==> flow/design.v <==
`timescale 1ns / 1ps
module DEJITTER#(
		parameter	C_HOLD_BIT_NUMBER	=	16,
		parameter	C_INPUT_POLARITY	=	1'b0
	)
	(
    input           sys_clk,
    input           sys_rst,		
    input			signal_in,
    output			signal_out
    );
    reg	[C_HOLD_BIT_NUMBER - 1 : 0]	signal_hold;
    always @(posedge sys_clk) begin
    	if(sys_rst) begin
    		signal_hold <= {C_HOLD_BIT_NUMBER{!C_INPUT_POLARITY}};
    	end else begin
    		signal_hold <= {signal_hold[C_HOLD_BIT_NUMBER - 2 : 0],signal_in};
    	end
    end
    assign	signal_out	=	(signal_hold == {C_HOLD_BIT_NUMBER{C_INPUT_POLARITY}}) ? C_INPUT_POLARITY : !C_INPUT_POLARITY;
endmodule
`timescale 1ns / 1ps
module BLE_CTRL(
    input           sys_clk,
    input           sys_rst,	
 	input			motor_state,
 	input			motor_direction,
 	input			motor_alarm_reset,
 	output			fwd,
 	output			rev,
 	output			stop_mode,
 	output			m0,
 	output			m1,
 	output			alarm_reset,
 	input			speed_out,
 	input			alarm_out_n	
    );
	assign			m0	=	0;
	assign			m1	=	0;
	reg				o_fwd;
	reg				o_rev;
	always @(posedge sys_clk) begin
		if (sys_rst) begin 
			o_fwd	<=	0;
			o_rev	<=	0;
		end
		else if (motor_alarm_reset) begin 
			o_fwd	<=	0;
			o_rev	<=	0;
		end
		else if(motor_state) begin
			o_fwd	<=	motor_direction;
			o_rev	<=	~motor_direction;
		end else begin
			o_fwd	<=	0;
			o_rev	<=	0;
		end
	end
	assign			fwd	=	o_fwd;
	assign			rev	=	o_rev;
	reg				o_stop_mode;
	always @(posedge sys_clk) begin
		if(sys_rst) begin
			o_stop_mode <= 0;
		end else if(motor_alarm_reset) begin
			o_stop_mode <= 1;
		end else begin
			o_stop_mode <= 0;
		end
	end
	assign	stop_mode	=	o_stop_mode;
	reg	[31:0]			tmie_cnt;
	localparam			TIME_10S	=	32'h3B9A_CA00,
						TIME_10MS	=	32'h001E_8480,
						TIME_10US	=	32'h0000_07D0;
	reg					o_alarm_reset;
	always @(posedge sys_clk) begin 
		if(sys_rst) begin
			tmie_cnt <= 0;
		end else if(!alarm_out_n) begin
			tmie_cnt <= tmie_cnt + 1;
		end else if (motor_alarm_reset || alarm_reset) begin
			tmie_cnt <= 0;
		end
		else
			tmie_cnt <= tmie_cnt;
	end					
	always @(posedge sys_clk) begin
		if(sys_rst) begin
			o_alarm_reset <= 0;
		end else if(motor_alarm_reset) begin
			o_alarm_reset <= 1;
		end else if (tmie_cnt > TIME_10US) begin
			o_alarm_reset <= 1;
		end
		else 
			o_alarm_reset <= 0;
	end
	assign	alarm_reset	=	o_alarm_reset;
endmodule
`timescale 1ns / 1ps
module DAC_CTRL  #(   
    parameter C_AXI_ID_WIDTH       = 4,         
    parameter C_AXI_ADDR_WIDTH     = 32,        
    parameter C_AXI_DATA_WIDTH     = 64,        
    parameter C_AXI_NBURST_SUPPORT = 1'b0,      
    parameter C_AXI_BURST_TYPE     = 2'b00,     
    parameter WATCH_DOG_WIDTH      = 12,         
    parameter C_ADDR_SUMOFFSET     =   32'h0000_1000,
    parameter C_ADDR_MOTOR2ETH     =   32'h0000_0000,       
    parameter C_ADDR_ETH2MOTOR     =   32'hE000_0000    
)(    
    input                               sys_clk,
    input                               sys_rst,
   	output                            	saxi_wready,  
   	input [C_AXI_ID_WIDTH-1:0]        	saxi_wid,     
   	input [C_AXI_ADDR_WIDTH-1:0]      	saxi_waddr,   
   	input [7:0]                       	saxi_wlen,    
   	input [2:0]                       	saxi_wsize,   
   	input [1:0]                       	saxi_wburst,  
   	input [1:0]                       	saxi_wlock,   
   	input [3:0]                       	saxi_wcache,  
   	input [2:0]                       	saxi_wprot,   
   	input                             	saxi_wvalid,  
   	output                            	saxi_wd_wready,   
   	input [C_AXI_DATA_WIDTH-1:0]      	saxi_wd_wdata,     
   	input [C_AXI_DATA_WIDTH/8-1:0]    	saxi_wd_wstrb,     
   	input                             	saxi_wd_wlast,     
   	input                             	saxi_wd_wvalid,    
   	output  [C_AXI_ID_WIDTH-1:0]      	saxi_wb_bid,      
   	output  [1:0]                     	saxi_wb_bresp,    
   	output                            	saxi_wb_bvalid,   
   	input                             	saxi_wb_bready,   
   	output                            	saxi_rready,      
   	input [C_AXI_ID_WIDTH-1:0]        	saxi_rid,         
   	input [C_AXI_ADDR_WIDTH-1:0]      	saxi_raddr,       
   	input [7:0]                       	saxi_rlen,        
   	input [2:0]                       	saxi_rsize,       
   	input [1:0]                       	saxi_rburst,      
   	input [1:0]                       	saxi_rlock,       
   	input [3:0]                       	saxi_rcache,      
   	input [2:0]                       	saxi_rprot,       
   	input                             	saxi_rvalid,      
   	output  [C_AXI_ID_WIDTH-1:0]       	saxi_rd_rid,      
   	output  [1:0]                      	saxi_rd_rresp,    
   	output                             	saxi_rd_rvalid,   
   	output  [C_AXI_DATA_WIDTH-1:0]     	saxi_rd_rdata,    
   	output                             	saxi_rd_rlast,    
   	input                              	saxi_rd_rready,    
	input                               maxi_wready,  
	output [C_AXI_ID_WIDTH-1:0]         maxi_wid,     
	output [C_AXI_ADDR_WIDTH-1:0]       maxi_waddr,   
	output [7:0]                        maxi_wlen,    
	output [2:0]                        maxi_wsize,   
	output [1:0]                        maxi_wburst,  
	output [1:0]                        maxi_wlock,   
	output [3:0]                        maxi_wcache,  
	output [2:0]                        maxi_wprot,   
	output                              maxi_wvalid,  
	input                               maxi_wd_wready,   
	output [C_AXI_DATA_WIDTH-1:0]       maxi_wd_wdata,     
	output [C_AXI_DATA_WIDTH/8-1:0]     maxi_wd_wstrb,     
	output                              maxi_wd_wlast,     
	output                              maxi_wd_wvalid,    
	input  [C_AXI_ID_WIDTH-1:0]         maxi_wb_bid,      
	input  [1:0]                        maxi_wb_bresp,    
	input                               maxi_wb_bvalid,   
	output                              maxi_wb_bready,   
	input                               maxi_rready,      
	output [C_AXI_ID_WIDTH-1:0]         maxi_rid,         
	output [C_AXI_ADDR_WIDTH-1:0]       maxi_raddr,       
	output [7:0]                        maxi_rlen,        
	output [2:0]                        maxi_rsize,       
	output [1:0]                        maxi_rburst,      
	output [1:0]                        maxi_rlock,       
	output [3:0]                        maxi_rcache,      
	output [2:0]                        maxi_rprot,       
	output                              maxi_rvalid,      
	input  [C_AXI_ID_WIDTH-1:0]         maxi_rd_bid,      
	input  [1:0]                        maxi_rd_rresp,    
	input                               maxi_rd_rvalid,   
	input  [C_AXI_DATA_WIDTH-1:0]       maxi_rd_rdata,    
	input                               maxi_rd_rlast,    
	output                              maxi_rd_rready,    
 	output								sclk,
 	output								sync_n,
 	output								sdin,
 	output								reset_n,
 	input								sdo,
 	output								motor_state,
 	output								motor_direction,
 	output								motor_alarm_reset,
 	input								alarm_in_n,
 	input								alarm_reset,
 	output								trig_ad_convst
    );
	reg								sclk_p;
	reg								sclk_n;	
	reg								o_sync_n;
	reg								o_sdin;
	reg								o_reset_n;
	reg								o_motor_state;
	reg								o_moter_direction;
	reg								o_alarm_reset;
	reg								o_trig_ad;
	assign							sclk		=	sclk_p & sclk_n	;	
	assign							sync_n		=	o_sync_n;
	assign							sdin		=	o_sdin	;	
	assign							reset_n		=	o_reset_n;	
	assign                          motor_state     	=   o_motor_state;
	assign                          motor_direction 	=   o_moter_direction;
	assign							motor_alarm_reset	=	o_alarm_reset;
	assign							trig_ad_convst		=	o_trig_ad;
	reg [C_AXI_ID_WIDTH-1:0]        s_wr_wid;
	reg [C_AXI_ADDR_WIDTH-1:0]      s_wr_waddr;
	reg [7:0]                       s_wr_wlen;
	reg [1:0]                       s_wr_wburst;
	reg                             s_wr_wready;
	reg [C_AXI_DATA_WIDTH-1:0]      s_wd_wdata;
	reg [C_AXI_DATA_WIDTH/8-1:0]    s_wd_wstrb;
	reg                             s_wd_wready;
	reg								s_wb_bvalid;
	reg	[C_AXI_ID_WIDTH-1:0]      	s_wb_bid;
	reg [1:0]                     	s_wb_bresp;
	reg [C_AXI_ID_WIDTH-1:0]        s_rr_rid;
	reg [C_AXI_ADDR_WIDTH-1:0]      s_rr_raddr;
	reg [7:0]                       s_rr_rlen;
	reg [2:0]                       s_rr_rsize;
	reg [1:0]                       s_rr_rburst;
	reg                             s_rr_rready;
	reg [C_AXI_ID_WIDTH-1:0]        s_rd_rid;
	reg [1:0]                       s_rd_rresp;
	reg								s_rd_rvalid;
	reg [C_AXI_DATA_WIDTH-1:0]     	s_rd_rdata;  
	reg 							s_rd_rlast;
	function integer clogb2 (input integer bit_depth);              
	begin                                                           
	for(clogb2=0; bit_depth>0; clogb2=clogb2+1)                   
	  bit_depth = bit_depth >> 1;                                 
	end                                                           
	endfunction 
	localparam	[2:0]	AXI_SIZE	=	clogb2(C_AXI_DATA_WIDTH/8-1);
	localparam 	[7:0]	AXI_ADDR_INC	=	C_AXI_DATA_WIDTH/8;
	localparam	[2:0]	SUM_SIZE	=	clogb2(32/C_AXI_DATA_WIDTH-1);
	localparam  [3:0]               S_WRITE_IDLE     = 4'd0, 
									S_WRITE_ADDR     = 4'd1,
									S_WRITE_DATA     = 4'd2,                                        
									S_WRITE_RESPONSE = 4'd3,
									S_WRITE_TIME_OUT = 4'd4,
									DAC_RESET        = 4'd5,
									DAC_SYNC         = 4'd6,
									DAC_WRITE        = 4'd7,
									DAC_READ         = 4'd8;                               
   reg [8:0]                       s_write_state,
									s_write_next;
	reg [WATCH_DOG_WIDTH : 0]       s_wt_watch_dog_cnt;          
 	reg [7:0]                       s_write_data_cnt;	
 	reg								trig_write_start;
	always @(posedge sys_clk) begin
		if(sys_rst) begin
			trig_write_start <= 0;
		end else begin
			trig_write_start <= saxi_wvalid;
		end
	end
	reg		flag_dac_reset_over;
	reg		flag_dac_sync_over;
	reg		flag_dac_write_over;
	reg		flag_dac_read_over;
	always @(posedge sys_clk) begin
		if(sys_rst) begin
			s_write_state <= 9'b0_0010_0000;	 
		end else begin
			s_write_state	<= s_write_next;
		end
	end
	always @(*) begin
		s_write_next	=	0;		 
		case (1)
			s_write_state[S_WRITE_IDLE]	:	begin 
				if (trig_write_start)
					s_write_next[S_WRITE_ADDR]		=	1;
				else
					s_write_next[S_WRITE_IDLE]		=	1;
			end
			s_write_state[S_WRITE_ADDR]	:	begin 
				if (saxi_wready && saxi_wvalid)
					s_write_next[S_WRITE_DATA]		=	1;
				else
					s_write_next[S_WRITE_ADDR]		=	1;
			end
			s_write_state[S_WRITE_DATA] :	begin 
				if (flag_read_over)
					s_write_next[S_WRITE_RESPONSE]	=	1;
				else
					s_write_next[S_WRITE_DATA]		=	1;
			end
			s_write_state[S_WRITE_RESPONSE]	:	begin 
				if (saxi_wb_bvalid && saxi_wb_bready)
					s_write_next[DAC_READ]			=	1;		 
				else
					s_write_next[S_WRITE_RESPONSE]	=	1;			
			end
			s_write_state[S_WRITE_TIME_OUT] :	begin 
					s_write_next[S_WRITE_IDLE]		=	1;
			end
			s_write_state[DAC_RESET]	:	begin 
				if (flag_dac_reset_over)
					s_write_next[S_WRITE_IDLE]		=	1;
				else
					s_write_next[DAC_RESET]			=	1;
			end	
			s_write_state[DAC_SYNC]		:	begin 
				if (flag_dac_sync_over)
					s_write_next[DAC_WRITE]			=	1;
				else
					s_write_next[DAC_SYNC]			=	1;
			end							
			s_write_state[DAC_WRITE]	:	begin 
				if (flag_dac_write_over)
					s_write_next[DAC_READ]			=	1;
				else
					s_write_next[DAC_WRITE]			=	1;
			end
			s_write_state[DAC_READ]		:	begin 
				if (flag_dac_read_over)
					s_write_next[S_WRITE_IDLE]		=	1;
				else
					s_write_next[DAC_SYNC]			=	1;		 
			end
			default : s_write_next[S_WRITE_IDLE]		=	1;
		endcase
	end	
	reg	[4:0]	sclk_cnt;
	localparam	TIME_RESET	=	5'd4,	 
				TIME_SYNC	=	5'd10,	 
				BIT_SDI		=	5'd24;	
	reg	[9:0]	dac_voltage;	
	localparam	MOTOR_ENABLE	=	16'hEAEA,
				MOTOR_POSITVE	=	16'h1EAF,
				ALARM_RESET		=	16'hAAED;
	localparam	DAC_SUCCESS		=	16'hFBFB;
	localparam	ALARM_OUT		=	16'hAAAA;
	reg	[23:0]	dac_code;
	reg [23:0]	dac_read;
	localparam	DAC_CMD_WRITE	=	4'd3,
				DAC_CMD_READ	=	4'd9,
				DAC_VO_ALL		=	4'd9,
				DAC_VO_A		=	4'd1;	
	reg	[2:0]	read_in_cnt;
	reg			dac_complete;
	reg [31:0]	time_set;
	reg			flag_read_over;
	always @(posedge sys_clk) begin
		if(sys_rst) begin
			dac_voltage	<=	0;
			time_set	<=	0;
			sclk_cnt	<=	0;
			read_in_cnt	<=	0;
			o_reset_n	<=	1'b1;
			o_sync_n	<=	1'b1;
			o_sdin		<=	1'b0;
			dac_read	<=	0;
			dac_code	<=	0;
			dac_complete	<=	1'b0;
			flag_dac_read_over	<=	1'b0;
			flag_dac_sync_over	<=	1'b0;
			flag_dac_write_over	<=	1'b0;
			flag_dac_reset_over	<=	1'b0;
			flag_read_over		<=	1'b0;
			o_motor_state		<=	1'b0;
			o_moter_direction	<=	1'b1;
			o_alarm_reset		<=	1'b0;
		end else begin
			case (1)
				s_write_next[S_WRITE_IDLE]	:	begin 
												sclk_cnt	<=	0;
												read_in_cnt	<=	0;
												dac_voltage	<=	dac_voltage;
												o_reset_n	<=	1;
												o_sync_n	<=	1;
												o_sdin		<=	0;
												dac_read	<=	0;
												dac_complete		<=	0;
												flag_dac_read_over	<=	0;
												flag_dac_sync_over	<=	0;
												flag_dac_write_over	<=	0;
												flag_dac_reset_over	<=	0;
												flag_read_over		<=	0;
												o_motor_state	<=	alarm_reset ? 0 : o_motor_state;
				end	
				s_write_next[S_WRITE_DATA]	:	begin 
												if (saxi_wd_wvalid && saxi_wd_wready)
													sclk_cnt	<=	sclk_cnt + 1;
												else
													sclk_cnt	<=	sclk_cnt;
												case (sclk_cnt)
													5'd1	:	begin 
														o_motor_state		<=	(s_wd_wdata[63:48] == MOTOR_ENABLE);
														o_moter_direction	<=	(s_wd_wdata[47:32] == MOTOR_POSITVE);
														dac_voltage			<=	 s_wd_wdata[25:16];
														o_alarm_reset		<=	(s_wd_wdata[15:00] == ALARM_RESET);															
													end
													5'd2	:	begin 
														time_set			<=	s_wd_wdata[63:32];
														flag_read_over		<=	1;
													end
													default :  ;
												endcase											
				end
				s_write_next[S_WRITE_RESPONSE]	:	begin 
												sclk_cnt	<=	0;																		
				end
				s_write_next[DAC_RESET]			:	begin 
												if (sclk_cnt == TIME_RESET) begin 
													flag_dac_reset_over <=  1;
													sclk_cnt			<=	0;
												end
												else begin 
													if (!sclk_p && sclk_n)
														sclk_cnt	<=	sclk_cnt + 1;
													else
														sclk_cnt	<=	sclk_cnt;													
												end
												o_reset_n          	<=  !(sclk_cnt  < TIME_RESET);												
				end
				s_write_next[DAC_SYNC]			:	begin 
												if ((sclk_cnt == TIME_SYNC - 1) && (!sclk_p && sclk_n)) begin 
													flag_dac_sync_over 	<=  1;
													sclk_cnt			<=	0;
													o_sync_n			<=	0;
												end
												else begin 
													if (!sclk_p && sclk_n)
														sclk_cnt	<=	sclk_cnt + 1;
													else
														sclk_cnt	<=	sclk_cnt;													
												end	
				end
				s_write_next[DAC_WRITE]			:	begin 
												flag_dac_sync_over 	<=  0;
												if ((sclk_cnt == BIT_SDI - 1) && (!sclk_p && sclk_n)) begin 
													flag_dac_write_over <=  1;
													sclk_cnt			<=	0;
													o_sdin				<=	0;
													o_sync_n			<=	1;
												end
												else begin 
													if (!sclk_p && sclk_n) begin 
														o_sdin	<=	dac_code[23 - (sclk_cnt + 1)];
														sclk_cnt	<=	sclk_cnt + 1;
													end														
													else begin 
														sclk_cnt	<=	sclk_cnt;
														o_sdin		<=	(sclk_cnt == 0) ? dac_code[23] : o_sdin;
													end																											
												end
												if (read_in_cnt == 3 && sclk_p && !sclk_n)		 
													dac_read[23 - sclk_cnt]	<=	sdo;
												else
													dac_read	<=	dac_read;
				end
				s_write_next[DAC_READ]			:	begin 
												flag_dac_write_over <=  0;
												read_in_cnt			<=	read_in_cnt + 1;
												case (read_in_cnt)
													3'd0	:	dac_code	<=	{DAC_CMD_WRITE,DAC_VO_ALL,dac_voltage,6'd0};	 
													3'd1	:	dac_code	<=	{DAC_CMD_READ,DAC_VO_A,10'd0,6'd0};				 
													3'd2	:	dac_code	<=	0;												 
													3'd3	:	begin 
																dac_complete		<=	{dac_read[11:2] == dac_voltage};		 
																flag_dac_read_over	<=	1;
													end 
													default :  ;
												endcase
				end
				default :  ;
			endcase
		end
	end
reg	[31:0]	trig_cnt;
always @(posedge sys_clk) begin
	if(sys_rst) begin
		 trig_cnt	<=	0;
		 o_trig_ad	<=	0;
	end else begin
		 if (motor_state) begin 
		 	if (trig_cnt == time_set) begin 
			 	trig_cnt	<=	0;
			 	o_trig_ad	<=	1;		 		
		 	end
		 	else begin 
		 		trig_cnt	<=	trig_cnt + 1;
			 	o_trig_ad	<=	0;	
		 	end
		 end
		 else begin 
		 	trig_cnt	<=	0;
		 	o_trig_ad	<=	0;
		 end
	end
end
	reg	[7:0]	time_cnt;
	localparam	TIME_SCLK		=	8'd5;	 
	always @(posedge sys_clk) if (sys_rst) begin time_cnt <= 0; end else begin
		if (time_cnt == TIME_SCLK - 1)
			time_cnt	<=	0;
		else
			time_cnt	<=	time_cnt + 1;
	end
	always @(posedge sys_clk) if (sys_rst) begin sclk_p <= 1'b1; end else begin
			sclk_p	<=	(time_cnt <= 2);
	end
	always @(negedge sys_clk) if (sys_rst) begin sclk_n <= 1'b1; end else begin
			sclk_n	<=	(time_cnt <= 2);
	end	
	always @(posedge sys_clk) begin
		if(sys_rst) begin
			 s_wt_watch_dog_cnt	<=	0;
		end else begin
			 if (s_write_state != s_write_next)
			 	s_wt_watch_dog_cnt	<=	0;
			 else
			 	s_wt_watch_dog_cnt	<=	s_wt_watch_dog_cnt + 1; 
		end
	end	
	always @(posedge sys_clk) if (sys_rst) begin s_wr_wready <= 1'b0; end else begin
		if (s_write_state[S_WRITE_IDLE] && s_write_next[S_WRITE_ADDR])
			s_wr_wready	<=	1;
		else
			s_wr_wready	<=	0;
	end
	always @(posedge sys_clk) begin
		if(sys_rst) begin
			 s_wr_wid	<=	0;
		end else begin
			 if (saxi_wvalid && saxi_wready)
			 	s_wr_wid	<=	saxi_wid;
			 else
			 	s_wr_wid	<=	s_wr_wid;
		end
	end
	always @(posedge sys_clk) begin
		if(sys_rst) begin
			 s_wr_wlen	<=	0;
		end else begin
			 if (saxi_wvalid && saxi_wready)
			 	s_wr_wlen	<=	saxi_wlen + 1;
			 else
			 	s_wr_wlen	<=	s_wr_wlen;
		end
	end	
	always @(posedge sys_clk) begin
		if(sys_rst) begin
			s_wr_wburst	<=	0;
		end else begin
			s_wr_wburst	<=	saxi_wburst;	
		end
	end	
	assign	saxi_wready	=	s_wr_wready;
	always @(posedge sys_clk) if (sys_rst) begin s_write_data_cnt <= 0; end else begin
		if (s_write_next[S_WRITE_IDLE])
			s_write_data_cnt	<=	0;
		else if (s_write_state[S_WRITE_ADDR] && s_write_next[S_WRITE_DATA])		 
			s_write_data_cnt	<=	saxi_wlen;
		else if (saxi_wd_wvalid && saxi_wd_wready)
			s_write_data_cnt	<=	s_write_data_cnt - 1;
		else
			s_write_data_cnt	<=	s_write_data_cnt;
	end
	always @(posedge sys_clk) if (sys_rst) begin s_wd_wready <= 1'b0; end else begin
		if (s_write_state[S_WRITE_DATA] && s_write_next[S_WRITE_DATA])
			s_wd_wready	<=	saxi_wd_wvalid;		 
		else
			s_wd_wready	<=	0;
	end	
	always @(posedge sys_clk) begin
		if(sys_rst) begin
			 s_wd_wdata     <= 0;			 
		end else begin
			if (saxi_wd_wready && saxi_wd_wvalid)
				s_wd_wdata	<=	saxi_wd_wdata;		 
			else
				s_wd_wdata	<=	s_wd_wdata;
		end
	end
	assign	saxi_wd_wready	=	s_wd_wready;
	always @(posedge sys_clk) if (sys_rst) begin s_wb_bvalid <= 1'b0; end else begin
		if (s_write_next[S_WRITE_RESPONSE])
			s_wb_bvalid <= 1;
		else
			s_wb_bvalid <= 0;
	end
	assign	saxi_wb_bvalid	=	s_wb_bvalid;
	assign	saxi_wb_bid		=	0;	 
	assign	saxi_wb_bresp	=	2'b0;	 
	reg	[C_AXI_ID_WIDTH-1:0]		m_wid;
	reg	[C_AXI_ADDR_WIDTH-1:0]		m_waddr;
	reg	[7:0]						m_wlen;
	reg	[1:0]						m_wburst;
	reg								m_wvalid;
	reg	[C_AXI_DATA_WIDTH-1:0]		m_wd_wdata;
	reg	[C_AXI_DATA_WIDTH/8-1:0]	m_wd_wstrb;
	reg								m_wd_wlast;
	reg								m_wd_wvalid;
	reg								m_wb_ready;
	localparam  [3:0]               M_WRITE_IDLE     = 4'd0, 
									M_WRITE_ADDR     = 4'd1,
									M_WRITE_DATA     = 4'd2,										
									M_WRITE_RESPONSE = 4'd3,
									M_WRITE_TIME_OUT = 4'd4;								
       reg [4:0]                       m_write_state,
									m_write_next;
	reg [WATCH_DOG_WIDTH : 0]       m_wt_watch_dog_cnt;      
	reg	[7:0]						m_write_data_cnt;    
	reg                             trig_m_write_start;
	reg								flag_sum;
	reg 		alarm_in_n_d;
	reg			alarm_reset_d;
	always @(posedge sys_clk) if (sys_rst) begin alarm_in_n_d <= 1'b0; alarm_reset_d <= 1'b0; end else begin
		alarm_in_n_d	<=	alarm_in_n;
		alarm_reset_d	<=	alarm_reset;
	end
	always @(posedge sys_clk) begin
		if(sys_rst) begin
			trig_m_write_start <= 0;
		end else begin
			trig_m_write_start <= flag_sum;			 
		end
	end
	always @(posedge sys_clk) if (sys_rst) begin flag_sum <= 1'b0; end else begin
		if(maxi_wb_bvalid && maxi_wb_bready) begin
			 flag_sum <= 0;
		end else begin
			 flag_sum <= (flag_dac_read_over || (alarm_in_n_d && !alarm_in_n) || (alarm_reset_d && !alarm_reset)) ? 1 : flag_sum;
		end
	end
	reg	[63:0]	data2eth;	
	reg	[31:0]	data_sum;
	reg	[15:0]	data_complete;
	reg [15:0]	alarm_complete;
	always @(posedge sys_clk) if (sys_rst) begin data2eth <= 0; data_sum <= 0; end else begin
		if(flag_sum) begin
			data2eth[63:48] <=	motor_state ? MOTOR_ENABLE : 0;
			data2eth[47:32]	<=	motor_direction ? MOTOR_POSITVE : 0;
			data2eth[31:16]	<=	dac_voltage;
			data2eth[15:00]	<=	!alarm_in_n ? ALARM_OUT : 0;
			data_sum		<=	data2eth[63:48] + data2eth[47:32] + data2eth[31:16] + data2eth[15:00] + data_complete + alarm_complete + time_set[31:16] + time_set[15:00]; 
		end else if (maxi_wb_bvalid && maxi_wb_bready) begin
			data2eth 	<=	0;
			data_sum	<=	0;
		end
		else begin 
			data2eth 	<=	data2eth;
			data_sum	<=	data_sum;			
		end
	end
	always @(posedge sys_clk) if (sys_rst) begin data_complete <= 0; end else begin
		if(flag_dac_read_over) begin
			data_complete <= dac_complete ? DAC_SUCCESS : 0;
		end else begin
			data_complete <= data_complete;
		end
	end
	always @(posedge sys_clk) if (sys_rst) begin alarm_complete <= 0; end else begin
		if(alarm_reset_d && !alarm_reset)
			alarm_complete <= ALARM_RESET;
		else if (!flag_sum && maxi_wb_bvalid && maxi_wb_bready)
			alarm_complete <= 0;
		else 
			alarm_complete <= alarm_complete;
	end	
	always @(posedge sys_clk) begin
		if(sys_rst) begin
			m_write_state <= 1;
		end else begin
			m_write_state	<= m_write_next;
		end
	end
always @(*) begin
		m_write_next	=	0;		 
		case (1)
			m_write_state[M_WRITE_IDLE]	:	begin 
				if (trig_m_write_start)
					m_write_next[M_WRITE_ADDR]		=	1;
				else
					m_write_next[M_WRITE_IDLE]		=	1;
			end
			m_write_state[M_WRITE_ADDR]	:	begin 
				if (maxi_wready && maxi_wvalid)
					m_write_next[M_WRITE_DATA]		=	1;
				else
					m_write_next[M_WRITE_ADDR]		=	1;
			end
			m_write_state[M_WRITE_DATA] :	begin 
				if (maxi_wd_wvalid && maxi_wd_wready && maxi_wd_wlast)
					m_write_next[M_WRITE_RESPONSE]	=	1;
				else
					m_write_next[M_WRITE_DATA]		=	1;
			end
			m_write_state[M_WRITE_RESPONSE]	:	begin 
				if (maxi_wb_bvalid && maxi_wb_bready && flag_sum)
					m_write_next[M_WRITE_ADDR]		=	1;
				else if (maxi_wb_bvalid && maxi_wb_bready)
					m_write_next[M_WRITE_IDLE]		=	1;
				else
					m_write_next[M_WRITE_RESPONSE]	=	1;			
			end
			m_write_state[M_WRITE_TIME_OUT] :	begin 
					m_write_next[M_WRITE_IDLE]		=	1;
			end
			default : m_write_next[M_WRITE_IDLE]		=	1;
		endcase
	end	
	always @(posedge sys_clk) begin
		if(sys_rst) begin
			 m_wt_watch_dog_cnt	<=	0;
		end else begin
			 if (m_write_state != m_write_next)
			 	m_wt_watch_dog_cnt	<=	0;
			 else
			 	m_wt_watch_dog_cnt	<=	m_wt_watch_dog_cnt + 1; 
		end
	end
	always @(posedge sys_clk) if (sys_rst) begin m_waddr <= 0; m_wvalid <= 1'b0; end else begin
		 if (m_write_state[M_WRITE_ADDR] && m_write_next[M_WRITE_ADDR]) begin
			m_waddr	<=	flag_sum ? (C_ADDR_MOTOR2ETH + C_ADDR_SUMOFFSET) : C_ADDR_MOTOR2ETH;	 
		 	m_wvalid	<=	1;
		 end
		 else begin 
		 	m_waddr	<=	m_waddr;
		 	m_wvalid	<=	0;			 	
		 end
	end
	always @(posedge sys_clk) begin
		if(sys_rst) begin
			 m_wid	<=	0;
		end else begin
			 if (m_write_state[M_WRITE_IDLE] && m_write_next[M_WRITE_ADDR])
			 	m_wid	<=	m_wid + 1;
			 else
			 	m_wid	<=	m_wid;
		end
	end
	always @(posedge sys_clk) begin
		if(sys_rst) begin
			 m_wlen	<=	0;
		end else begin
			 if (m_write_state[M_WRITE_ADDR] && m_write_next[M_WRITE_ADDR])
			 	m_wlen	<=	flag_sum ? (1 - 1) : (2 - 1);			 			 
			 else
			 	m_wlen	<=	m_wlen;
		end
	end	
	assign	maxi_wid	=	m_wid;
	assign	maxi_waddr	=	m_waddr;
	assign	maxi_wlen	=	m_wlen;
	assign	maxi_wsize	=	AXI_SIZE;
	assign	maxi_wburst	=	C_AXI_BURST_TYPE;
	assign	maxi_wvalid	=	m_wvalid;
	assign	maxi_wlock	=	2'b0;
	assign	maxi_wcache	=	4'b0;
	assign	maxi_wprot	=	3'b0;	
	always @(posedge sys_clk) if (sys_rst) begin m_write_data_cnt <= 0; end else begin
		if (m_write_next[M_WRITE_IDLE])
			m_write_data_cnt	<=	0;
		else if (m_write_state[M_WRITE_ADDR] && m_write_next[M_WRITE_DATA])
			m_write_data_cnt	<=	maxi_wlen;
		else if (maxi_wd_wvalid && maxi_wd_wready)
			m_write_data_cnt	<=	m_write_data_cnt - 1;
		else
			m_write_data_cnt	<=	m_write_data_cnt;
	end
	always @(posedge sys_clk) if (sys_rst) begin m_wd_wdata <= 0; end else begin
		if (m_write_state[M_WRITE_DATA] && m_write_next[M_WRITE_DATA])
			if (flag_sum)
				m_wd_wdata	<=	data_sum;
			else 
				if (maxi_wd_wvalid && maxi_wd_wready)
					case (m_write_data_cnt - 1)
						8'd0	:	m_wd_wdata	<=	{data_complete,alarm_complete,time_set};		
						default : 	m_wd_wdata	<=	0;
					endcase
				else if (m_write_data_cnt == maxi_wlen)
					m_wd_wdata	<=	data2eth;
				else
					m_wd_wdata	<=	m_wd_wdata;
		else begin 
			m_wd_wdata	<=	0;				 	
		end
	end
	always @(posedge sys_clk) if (sys_rst) begin m_wd_wvalid <= 1'b0; end else begin
		 if (m_write_state[M_WRITE_DATA] && m_write_next[M_WRITE_DATA]) begin 
		 	m_wd_wvalid	<=	1;	 				 
		 end 
		 else begin 
		 	m_wd_wvalid	<=	0;				 	
		 end		
	end		
	always @(posedge sys_clk) if (sys_rst) begin m_wd_wlast <= 1'b0; end else begin
		 if (m_write_state[M_WRITE_DATA] && m_write_next[M_WRITE_DATA]) begin 
		 	m_wd_wlast	<=	(maxi_wlen == 0) ? 1 : (m_write_data_cnt == 1 && maxi_wd_wvalid && maxi_wd_wready);	 				 
		 end 
		 else begin 
		 	m_wd_wlast	<=	0;				 	
		 end		
	end	
	always @(posedge sys_clk) begin
		if(sys_rst) begin
			m_wd_wstrb	<=	0;
		end else begin
			if (m_write_state[M_WRITE_DATA] && m_write_next[M_WRITE_DATA])
				m_wd_wstrb	<=	{(C_AXI_DATA_WIDTH/8){1'b1}};
			else
				m_wd_wstrb	<=	0;
		end
	end
	assign	maxi_wd_wdata	=	m_wd_wdata;
	assign	maxi_wd_wstrb	=	m_wd_wstrb;
	assign	maxi_wd_wlast	=	m_wd_wlast;
	assign	maxi_wd_wvalid	=	m_wd_wvalid;
	always @(posedge sys_clk) if (sys_rst) begin m_wb_ready <= 1'b0; end else begin
		if (m_write_state[M_WRITE_RESPONSE] && !m_wb_ready)
			m_wb_ready <= maxi_wb_bvalid;
		else
			m_wb_ready <= 0;
	end
	assign	maxi_wb_bready	=	m_wb_ready;	
	assign	saxi_rready		=	1'b0;
	assign	saxi_rd_rid		=	0;
	assign	saxi_rd_rresp	=	2'b0;
	assign	saxi_rd_rvalid	=	1'b0;
	assign	saxi_rd_rdata	=	0;
	assign	saxi_rd_rlast	=	1'b0;
	assign	maxi_rid		=	0;
	assign	maxi_raddr		=	0;
	assign	maxi_rlen		=	8'b0;
	assign	maxi_rsize		=	3'b0;
	assign	maxi_rburst		=	2'b0;
	assign	maxi_rlock		=	2'b0;
	assign	maxi_rcache		=	4'b0;
	assign	maxi_rprot		=	3'b0;
	assign	maxi_rvalid		=	1'b0;
	assign	maxi_rd_rready	=	1'b0;
endmodule
`timescale 1ns / 1ps
module MOTOR_TOP#(   
    parameter C_AXI_ID_WIDTH       = 4,         
    parameter C_AXI_ADDR_WIDTH     = 16,        
    parameter C_AXI_DATA_WIDTH     = 64,        
    parameter C_AXI_NBURST_SUPPORT = 1'b0,      
    parameter C_AXI_BURST_TYPE     = 2'b00,     
    parameter WATCH_DOG_WIDTH      = 12,         
    parameter C_ADDR_SUMOFFSET     =   32'h0000_1000,
    parameter C_ADDR_MOTOR2ETH     =   32'h0000_0000,       
    parameter C_ADDR_ETH2MOTOR     =   32'hE000_0000    
)(    
    input                               sys_clk,
    input                               sys_rst,
   	output                            	saxi_wready,  
   	input [C_AXI_ID_WIDTH-1:0]        	saxi_wid,     
   	input [C_AXI_ADDR_WIDTH-1:0]      	saxi_waddr,   
   	input [7:0]                       	saxi_wlen,    
   	input [2:0]                       	saxi_wsize,   
   	input [1:0]                       	saxi_wburst,  
   	input [1:0]                       	saxi_wlock,   
   	input [3:0]                       	saxi_wcache,  
   	input [2:0]                       	saxi_wprot,   
   	input                             	saxi_wvalid,  
   	output                            	saxi_wd_wready,   
   	input [C_AXI_DATA_WIDTH-1:0]      	saxi_wd_wdata,     
   	input [C_AXI_DATA_WIDTH/8-1:0]    	saxi_wd_wstrb,     
   	input                             	saxi_wd_wlast,     
   	input                             	saxi_wd_wvalid,    
   	output  [C_AXI_ID_WIDTH-1:0]      	saxi_wb_bid,      
   	output  [1:0]                     	saxi_wb_bresp,    
   	output                            	saxi_wb_bvalid,   
   	input                             	saxi_wb_bready,   
   	output                            	saxi_rready,      
   	input [C_AXI_ID_WIDTH-1:0]        	saxi_rid,         
   	input [C_AXI_ADDR_WIDTH-1:0]      	saxi_raddr,       
   	input [7:0]                       	saxi_rlen,        
   	input [2:0]                       	saxi_rsize,       
   	input [1:0]                       	saxi_rburst,      
   	input [1:0]                       	saxi_rlock,       
   	input [3:0]                       	saxi_rcache,      
   	input [2:0]                       	saxi_rprot,       
   	input                             	saxi_rvalid,      
   	output  [C_AXI_ID_WIDTH-1:0]       	saxi_rd_rid,      
   	output  [1:0]                      	saxi_rd_rresp,    
   	output                             	saxi_rd_rvalid,   
   	output  [C_AXI_DATA_WIDTH-1:0]     	saxi_rd_rdata,    
   	output                             	saxi_rd_rlast,    
   	input                              	saxi_rd_rready,    
	input                               maxi_wready,  
	output [C_AXI_ID_WIDTH-1:0]         maxi_wid,     
	output [C_AXI_ADDR_WIDTH-1:0]       maxi_waddr,   
	output [7:0]                        maxi_wlen,    
	output [2:0]                        maxi_wsize,   
	output [1:0]                        maxi_wburst,  
	output [1:0]                        maxi_wlock,   
	output [3:0]                        maxi_wcache,  
	output [2:0]                        maxi_wprot,   
	output                              maxi_wvalid,  
	input                               maxi_wd_wready,   
	output [C_AXI_DATA_WIDTH-1:0]       maxi_wd_wdata,     
	output [C_AXI_DATA_WIDTH/8-1:0]     maxi_wd_wstrb,     
	output                              maxi_wd_wlast,     
	output                              maxi_wd_wvalid,    
	input  [C_AXI_ID_WIDTH-1:0]         maxi_wb_bid,      
	input  [1:0]                        maxi_wb_bresp,    
	input                               maxi_wb_bvalid,   
	output                              maxi_wb_bready,   
	input                               maxi_rready,      
	output [C_AXI_ID_WIDTH-1:0]         maxi_rid,         
	output [C_AXI_ADDR_WIDTH-1:0]       maxi_raddr,       
	output [7:0]                        maxi_rlen,        
	output [2:0]                        maxi_rsize,       
	output [1:0]                        maxi_rburst,      
	output [1:0]                        maxi_rlock,       
	output [3:0]                        maxi_rcache,      
	output [2:0]                        maxi_rprot,       
	output                              maxi_rvalid,      
	input  [C_AXI_ID_WIDTH-1:0]         maxi_rd_bid,      
	input  [1:0]                        maxi_rd_rresp,    
	input                               maxi_rd_rvalid,   
	input  [C_AXI_DATA_WIDTH-1:0]       maxi_rd_rdata,    
	input                               maxi_rd_rlast,    
	output                              maxi_rd_rready,    
 	output								sclk,
 	output								sync_n,
 	output								sdin,
 	output								reset_n,
 	input								sdo,
 	output			fwd,
 	output			rev,
 	output			stop_mode,
 	output			m0,
 	output			m1,
 	output			alarm_reset,
 	input			speed_out,
 	input			alarm_out_n,
 	output			trig_ad_convst
    );
	wire 	alarm_in_n;
	wire	motor_state;
	wire	motor_direction;
	wire	motor_alarm_reset;
	BLE_CTRL inst_BLE_CTRL
		(
			.sys_clk           (sys_clk),
			.sys_rst           (sys_rst),
			.motor_state       (motor_state),
			.motor_direction   (motor_direction),
			.motor_alarm_reset (motor_alarm_reset),
			.fwd               (fwd),
			.rev               (rev),
			.stop_mode         (stop_mode),
			.m0                (m0),
			.m1                (m1),
			.alarm_reset       (alarm_reset),
			.speed_out         (speed_out),
			.alarm_out_n       (alarm_in_n)
		);
	DAC_CTRL #(
			.C_AXI_ID_WIDTH(C_AXI_ID_WIDTH),
			.C_AXI_ADDR_WIDTH(C_AXI_ADDR_WIDTH),
			.C_AXI_DATA_WIDTH(C_AXI_DATA_WIDTH),
			.C_AXI_NBURST_SUPPORT(C_AXI_NBURST_SUPPORT),
			.C_AXI_BURST_TYPE(C_AXI_BURST_TYPE),
			.WATCH_DOG_WIDTH(WATCH_DOG_WIDTH),
			.C_ADDR_SUMOFFSET(C_ADDR_SUMOFFSET),
			.C_ADDR_MOTOR2ETH(C_ADDR_MOTOR2ETH),
			.C_ADDR_ETH2MOTOR(C_ADDR_ETH2MOTOR)
		) inst_DAC_CTRL (
			.sys_clk           (sys_clk),
			.sys_rst           (sys_rst),
			.saxi_wready       (saxi_wready),
			.saxi_wid          (saxi_wid),
			.saxi_waddr        (saxi_waddr),
			.saxi_wlen         (saxi_wlen),
			.saxi_wsize        (saxi_wsize),
			.saxi_wburst       (saxi_wburst),
			.saxi_wlock        (saxi_wlock),
			.saxi_wcache       (saxi_wcache),
			.saxi_wprot        (saxi_wprot),
			.saxi_wvalid       (saxi_wvalid),
			.saxi_wd_wready    (saxi_wd_wready),
			.saxi_wd_wdata     (saxi_wd_wdata),
			.saxi_wd_wstrb     (saxi_wd_wstrb),
			.saxi_wd_wlast     (saxi_wd_wlast),
			.saxi_wd_wvalid    (saxi_wd_wvalid),
			.saxi_wb_bid       (saxi_wb_bid),
			.saxi_wb_bresp     (saxi_wb_bresp),
			.saxi_wb_bvalid    (saxi_wb_bvalid),
			.saxi_wb_bready    (saxi_wb_bready),
			.saxi_rready       (saxi_rready),
			.saxi_rid          (saxi_rid),
			.saxi_raddr        (saxi_raddr),
			.saxi_rlen         (saxi_rlen),
			.saxi_rsize        (saxi_rsize),
			.saxi_rburst       (saxi_rburst),
			.saxi_rlock        (saxi_rlock),
			.saxi_rcache       (saxi_rcache),
			.saxi_rprot        (saxi_rprot),
			.saxi_rvalid       (saxi_rvalid),
			.saxi_rd_rid       (saxi_rd_rid),
			.saxi_rd_rresp     (saxi_rd_rresp),
			.saxi_rd_rvalid    (saxi_rd_rvalid),
			.saxi_rd_rdata     (saxi_rd_rdata),
			.saxi_rd_rlast     (saxi_rd_rlast),
			.saxi_rd_rready    (saxi_rd_rready),
			.maxi_wready       (maxi_wready),
			.maxi_wid          (maxi_wid),
			.maxi_waddr        (maxi_waddr),
			.maxi_wlen         (maxi_wlen),
			.maxi_wsize        (maxi_wsize),
			.maxi_wburst       (maxi_wburst),
			.maxi_wlock        (maxi_wlock),
			.maxi_wcache       (maxi_wcache),
			.maxi_wprot        (maxi_wprot),
			.maxi_wvalid       (maxi_wvalid),
			.maxi_wd_wready    (maxi_wd_wready),
			.maxi_wd_wdata     (maxi_wd_wdata),
			.maxi_wd_wstrb     (maxi_wd_wstrb),
			.maxi_wd_wlast     (maxi_wd_wlast),
			.maxi_wd_wvalid    (maxi_wd_wvalid),
			.maxi_wb_bid       (maxi_wb_bid),
			.maxi_wb_bresp     (maxi_wb_bresp),
			.maxi_wb_bvalid    (maxi_wb_bvalid),
			.maxi_wb_bready    (maxi_wb_bready),
			.maxi_rready       (maxi_rready),
			.maxi_rid          (maxi_rid),
			.maxi_raddr        (maxi_raddr),
			.maxi_rlen         (maxi_rlen),
			.maxi_rsize        (maxi_rsize),
			.maxi_rburst       (maxi_rburst),
			.maxi_rlock        (maxi_rlock),
			.maxi_rcache       (maxi_rcache),
			.maxi_rprot        (maxi_rprot),
			.maxi_rvalid       (maxi_rvalid),
			.maxi_rd_bid       (maxi_rd_bid),
			.maxi_rd_rresp     (maxi_rd_rresp),
			.maxi_rd_rvalid    (maxi_rd_rvalid),
			.maxi_rd_rdata     (maxi_rd_rdata),
			.maxi_rd_rlast     (maxi_rd_rlast),
			.maxi_rd_rready    (maxi_rd_rready),
			.sclk              (sclk),
			.sync_n            (sync_n),
			.sdin              (sdin),
			.reset_n           (reset_n),
			.sdo               (sdo),
			.motor_state       (motor_state),
			.motor_direction   (motor_direction),
			.motor_alarm_reset (motor_alarm_reset),
			.alarm_in_n        (alarm_in_n),
			.alarm_reset       (alarm_reset),
			.trig_ad_convst    (trig_ad_convst)
		);
	DEJITTER #(
			.C_HOLD_BIT_NUMBER(16),
			.C_INPUT_POLARITY(0)
		) inst_DEJITTER (
			.sys_clk    (sys_clk),
			.sys_rst    (sys_rst),
			.signal_in  (alarm_out_n),
			.signal_out (alarm_in_n)
		);
endmodule
# Step by step through the tools: MOTOR_TOP
# Module MOTOR_TOP before and after one edit of its RTL, step after step.
# Lines under "orig" count in the file above, lines under "edited" in the edited file.
# "delta": "edited" minus "orig" as printed here. "rel_change_pct": 100 x difference / "orig".
setup:
  top: "MOTOR_TOP"
  clock_port: "sys_clk"
  cell_library: "sky130hd"
  pvt_corner: "tt_025C_1v80"

# The edit
# Unified diff, file above to edited file.
# This change comes from a script, not from a designer. The edited design behaves differently; no optimisation was intended.
# begin of diff
@@ -947,4 +947,7 @@
 	wire	motor_direction;
 	wire	motor_alarm_reset;
+	wire m1_m, m1_s;
+	wire fwd_m, fwd_s;
+	wire rev_m, rev_s;
 	BLE_CTRL inst_BLE_CTRL
 		(
@@ -954,13 +957,19 @@
 			.motor_direction   (motor_direction),
 			.motor_alarm_reset (motor_alarm_reset),
-			.fwd               (fwd),
-			.rev               (rev),
+			.fwd               (fwd_m),
+			.rev               (rev_m),
 			.stop_mode         (stop_mode),
 			.m0                (m0),
-			.m1                (m1),
+			.m1                (m1_m),
 			.alarm_reset       (alarm_reset),
 			.speed_out         (speed_out),
 			.alarm_out_n       (alarm_in_n)
 		);
+	BLE_CTRL inst_BLE_CTRL_alt (.sys_clk(sys_clk), .sys_rst(sys_rst), .motor_state(motor_state),
+	    .motor_direction(motor_direction), .motor_alarm_reset(motor_alarm_reset), .fwd(fwd_s),
+	    .rev(rev_s), .m1(m1_s), .speed_out(~speed_out), .alarm_out_n(alarm_in_n));
+	assign m1 = m1_m ^ m1_s;
+	assign fwd = fwd_m ^ fwd_s;
+	assign rev = rev_m ^ rev_s;
 	DAC_CTRL #(
 			.C_AXI_ID_WIDTH(C_AXI_ID_WIDTH),
# end of diff

# Word-level counts
# Yosys after proc, flatten, opt, wreduce and memory -nomap, before mapping. Memory bits, and registers merged into a memory's read port (data or address), are not among the register bits. Print and check cells are not counted.
bits:
  columns: ["item", "orig", "edited", "delta", "rel_change_pct"]
  rows:
  - ["regBits", 517, 515, -2, -0.39]
  - ["inputBits", 249, 249, 0, 0.00]
  - ["output_inout_bits", 255, 255, 0, 0.00]
  - ["word_cells", 346, 342, -4, -1.16]
op_classes:
  columns: ["item", "orig", "edited", "delta", "rel_change_pct"]
  rows:
  - ["add_sub_neg", 17, 17, 0, 0.00]
  - ["cmp", 3, 3, 0, 0.00]
  - ["equal", 21, 21, 0, 0.00]
  - ["n_shift", 3, 3, 0, 0.00]
  - ["muxes", 147, 147, 0, 0.00]
  - ["bitwise", 15, 14, -1, -6.67]
  - ["n_reduce_logical", 81, 80, -1, -1.23]
op_table:
  columns: ["operator", "orig", "edited", "delta", "rel_change_pct"]
  rows:
  - ["1-bit NOT", 11, 10, -1, -9.09]
  - ["3-bit OR reduction", 4, 3, -1, -25.00]
  - ["1-bit two-way mux", 112, 112, 0, 0.00]
  - ["1-bit logical AND", 26, 26, 0, 0.00]
  - ["5-bit two-way mux", 10, 10, 0, 0.00]
  - ["16-bit two-way mux", 9, 9, 0, 0.00]
  - ["2-bit nonzero test", 9, 9, 0, 0.00]
  - ["2-bit OR reduction", 8, 8, 0, 0.00]
  - ["1-bit zero test", 7, 7, 0, 0.00]
  - ["32-bit by 16-bit adder with 32-bit output", 5, 5, 0, 0.00]
  - ["32-bit two-way mux", 5, 5, 0, 0.00]
  - ["6-bit AND reduction", 5, 5, 0, 0.00]
  - ["3-bit AND reduction", 4, 4, 0, 0.00]
  - ["1-bit logical OR", 3, 3, 0, 0.00]
  - ["64-bit two-way mux", 3, 3, 0, 0.00]
  - ["8-bit two-way mux", 3, 3, 0, 0.00]
  - ["2-bit by 1-bit != test with 1-bit output with constant B", 3, 3, 0, 0.00]
  - ["3-bit nonzero test", 3, 3, 0, 0.00]
  - ["32-bit by 1-bit adder with 32-bit output with constant B", 2, 2, 0, 0.00]
  - ["16-bit equality test with constant B", 2, 2, 0, 0.00]
  - ["3-bit by 2-bit equality test with 1-bit output with constant B", 2, 2, 0, 0.00]
  - ["10-bit two-way mux", 2, 2, 0, 0.00]
  - ["13-bit two-way mux", 2, 2, 0, 0.00]
  - ["2-bit != test with constant B", 2, 2, 0, 0.00]
  - ["2-bit AND reduction", 2, 2, 0, 0.00]
  - ["16-bit by 16-bit adder with 17-bit output", 1, 1, 0, 0.00]
  - ["3-bit by 1-bit adder with 3-bit output with constant B", 1, 1, 0, 0.00]
  - ["32-bit by 10-bit adder with 32-bit output", 1, 1, 0, 0.00]
# Not every row of either side is listed.

# Logic depth
# Depth = most cells in a row (Yosys ltp): at word level without a register or memory, in the mapped netlist without a sequential cell, where the memories' decode and read muxes count.
depth:
  columns: ["item", "orig", "edited", "delta", "rel_change_pct"]
  rows:
  - ["depth_word", 13, 13, 0, 0.00]
  - ["ABC_AREA", "0", "0", null, null]
  - ["depth_mapped", 18, 18, 0, 0.00]
  - ["ltp_nobuf", 18, 18, 0, 0.00]

# Mapped cells and area
# Source: synth_stat.txt of the flow (Yosys; design flattened, memories mapped). It holds for the ABC_AREA given above (unset counts as 0); a run with the other value may have another netlist.
synth_totals:
  columns: ["item", "orig", "edited", "delta", "rel_change_pct"]
  rows:
  - ["cells", 2147, 2137, -10, -0.47]
  - ["mapped_area_um2", 18342.6, 18243.7, -98.9, -0.54]
  - ["sequential_area_um2", 6946.7, 6906.6, -40.1, -0.58]
  - ["flip_flops", 347, 345, -2, -0.58]
types:
  columns: ["cell_type", "orig", "edited", "delta", "rel_change_pct"]
  rows:
  - ["sky130_fd_sc_hd__a22oi_1", 8, 27, 19, 237.50]
  - ["sky130_fd_sc_hd__a221oi_1", 20, 4, -16, -80.00]
  - ["sky130_fd_sc_hd__nor2_1", 170, 156, -14, -8.24]
  - ["sky130_fd_sc_hd__nand2_1", 317, 329, 12, 3.79]
  - ["sky130_fd_sc_hd__mux2i_1", 19, 7, -12, -63.16]
  - ["sky130_fd_sc_hd__nor3_1", 55, 44, -11, -20.00]
  - ["sky130_fd_sc_hd__a22o_1", 16, 26, 10, 62.50]
  - ["sky130_fd_sc_hd__nor2b_1", 11, 19, 8, 72.73]
  - ["sky130_fd_sc_hd__nor4_1", 28, 21, -7, -25.00]
  - ["sky130_fd_sc_hd__a21oi_1", 181, 175, -6, -3.31]
  - ["sky130_fd_sc_hd__xnor2_1", 66, 71, 5, 7.58]
  - ["sky130_fd_sc_hd__a21o_1", 4, 9, 5, 125.00]
  - ["sky130_fd_sc_hd__a32o_1", 1, 6, 5, 500.00]
  - ["sky130_fd_sc_hd__inv_1", 87, 91, 4, 4.60]
  - ["sky130_fd_sc_hd__nor4b_1", 7, 3, -4, -57.14]
  - ["sky130_fd_sc_hd__o32ai_1", 4, 0, -4, -100.00]
  - ["sky130_fd_sc_hd__clkbuf_1", 73, 76, 3, 4.11]
  - ["sky130_fd_sc_hd__o21ai_0", 53, 56, 3, 5.66]
# Not every row of either side is listed.
# The figures by module come from a second, unflattened synthesis with its own total; it is not the netlist above.
hier_totals:
  columns: ["item", "orig", "edited", "delta", "rel_change_pct"]
  rows:
  - ["cells_unflattened", 2115, 2368, 253, 11.96]
  - ["area_unflattened_um2", 18305.1, 20315.7, 2010.6, 10.98]
# Each row is one instance without its submodules.
by_module_orig:
  columns: ["module", "instances", "n_cells", "area_um2", "mod_seq_area_um2"]
  rows:
  - ["DAC_CTRL", 1, 1828, 15861.5, 5885.6]
  - ["BLE_CTRL", 1, 249, 1980.6, 720.7]
  - ["DEJITTER", 1, 38, 462.9, 320.3]
  - ["MOTOR_TOP", 1, 0, 0.0, 0.0]
by_module_edited:
  columns: ["module", "instances", "n_cells", "area_um2", "mod_seq_area_um2"]
  rows:
  - ["DAC_CTRL", 1, 1828, 15861.5, 5885.6]
  - ["BLE_CTRL", 2, 249, 1980.6, 720.7]
  - ["DEJITTER", 1, 38, 462.9, 320.3]
  - ["MOTOR_TOP", 1, 4, 30.0, 0.0]

# Flow runs
# Runs of the flow (Yosys, OpenROAD) on both versions; the two runs of a pair have the same settings. The constraints put input and output delay at 20% of the set period each and load the outputs with 0.01 pF.
flow_settings_pair_1:
  CORE_UTILIZATION: 40
  period_ns: 10.0
  CAP_MARGIN: 20
  CORE_MARGIN: 2
  SLEW_MARGIN: 20
measured_pair_1:
  columns: ["item", "orig", "edited", "delta", "rel_change_pct"]
  rows:
  - ["post_synth_area_um2", 18342.6, 18243.7, -98.9, -0.54]
  - ["dieArea_um2", 47585.1, 47334.5, -250.6, -0.53]
  - ["util_pct", 46.1, 46.1, 0.0, null]
  - ["worstSetupSlack_ns", 1.323, 1.286, -0.037, null]
  - ["fin_tns_ns", 0.000, 0.000, 0.000, null]
  - ["total_power_uw", 2972, 3038, 66, 2.22]
flow_settings_pair_2:
  CORE_ASPECT_RATIO: 1.45
  CORE_UTILIZATION: 33
  CTS_CLUSTER_SIZE: 16
  GPL_ROUTABILITY_DRIVEN: 1
  MIN_ROUTING_LAYER: "met1"
  PLACE_DENSITY_LB_ADDON: 0.27
  SETUP_SLACK_MARGIN: 0.65
  period_ns: 7.2
  CAP_MARGIN: 20
  CORE_MARGIN: 2
  SLEW_MARGIN: 20
measured_pair_2:
  columns: ["item", "orig", "edited", "delta", "rel_change_pct"]
  rows:
  - ["post_synth_area_um2", 18342.6, 18243.7, -98.9, -0.54]
  - ["dieArea_um2", 57518.5, 57213.5, -305.0, -0.53]
  - ["util_pct", 38.0, 38.1, 0.1, null]
  - ["worstSetupSlack_ns", 0.829, 0.811, -0.018, null]
  - ["fin_tns_ns", 0.000, 0.000, 0.000, null]
  - ["total_power_uw", 4006, 4024, 18, 0.45]
# "total_power_uw" rests on the timing tool's default activity at the inputs, not on a simulated workload.
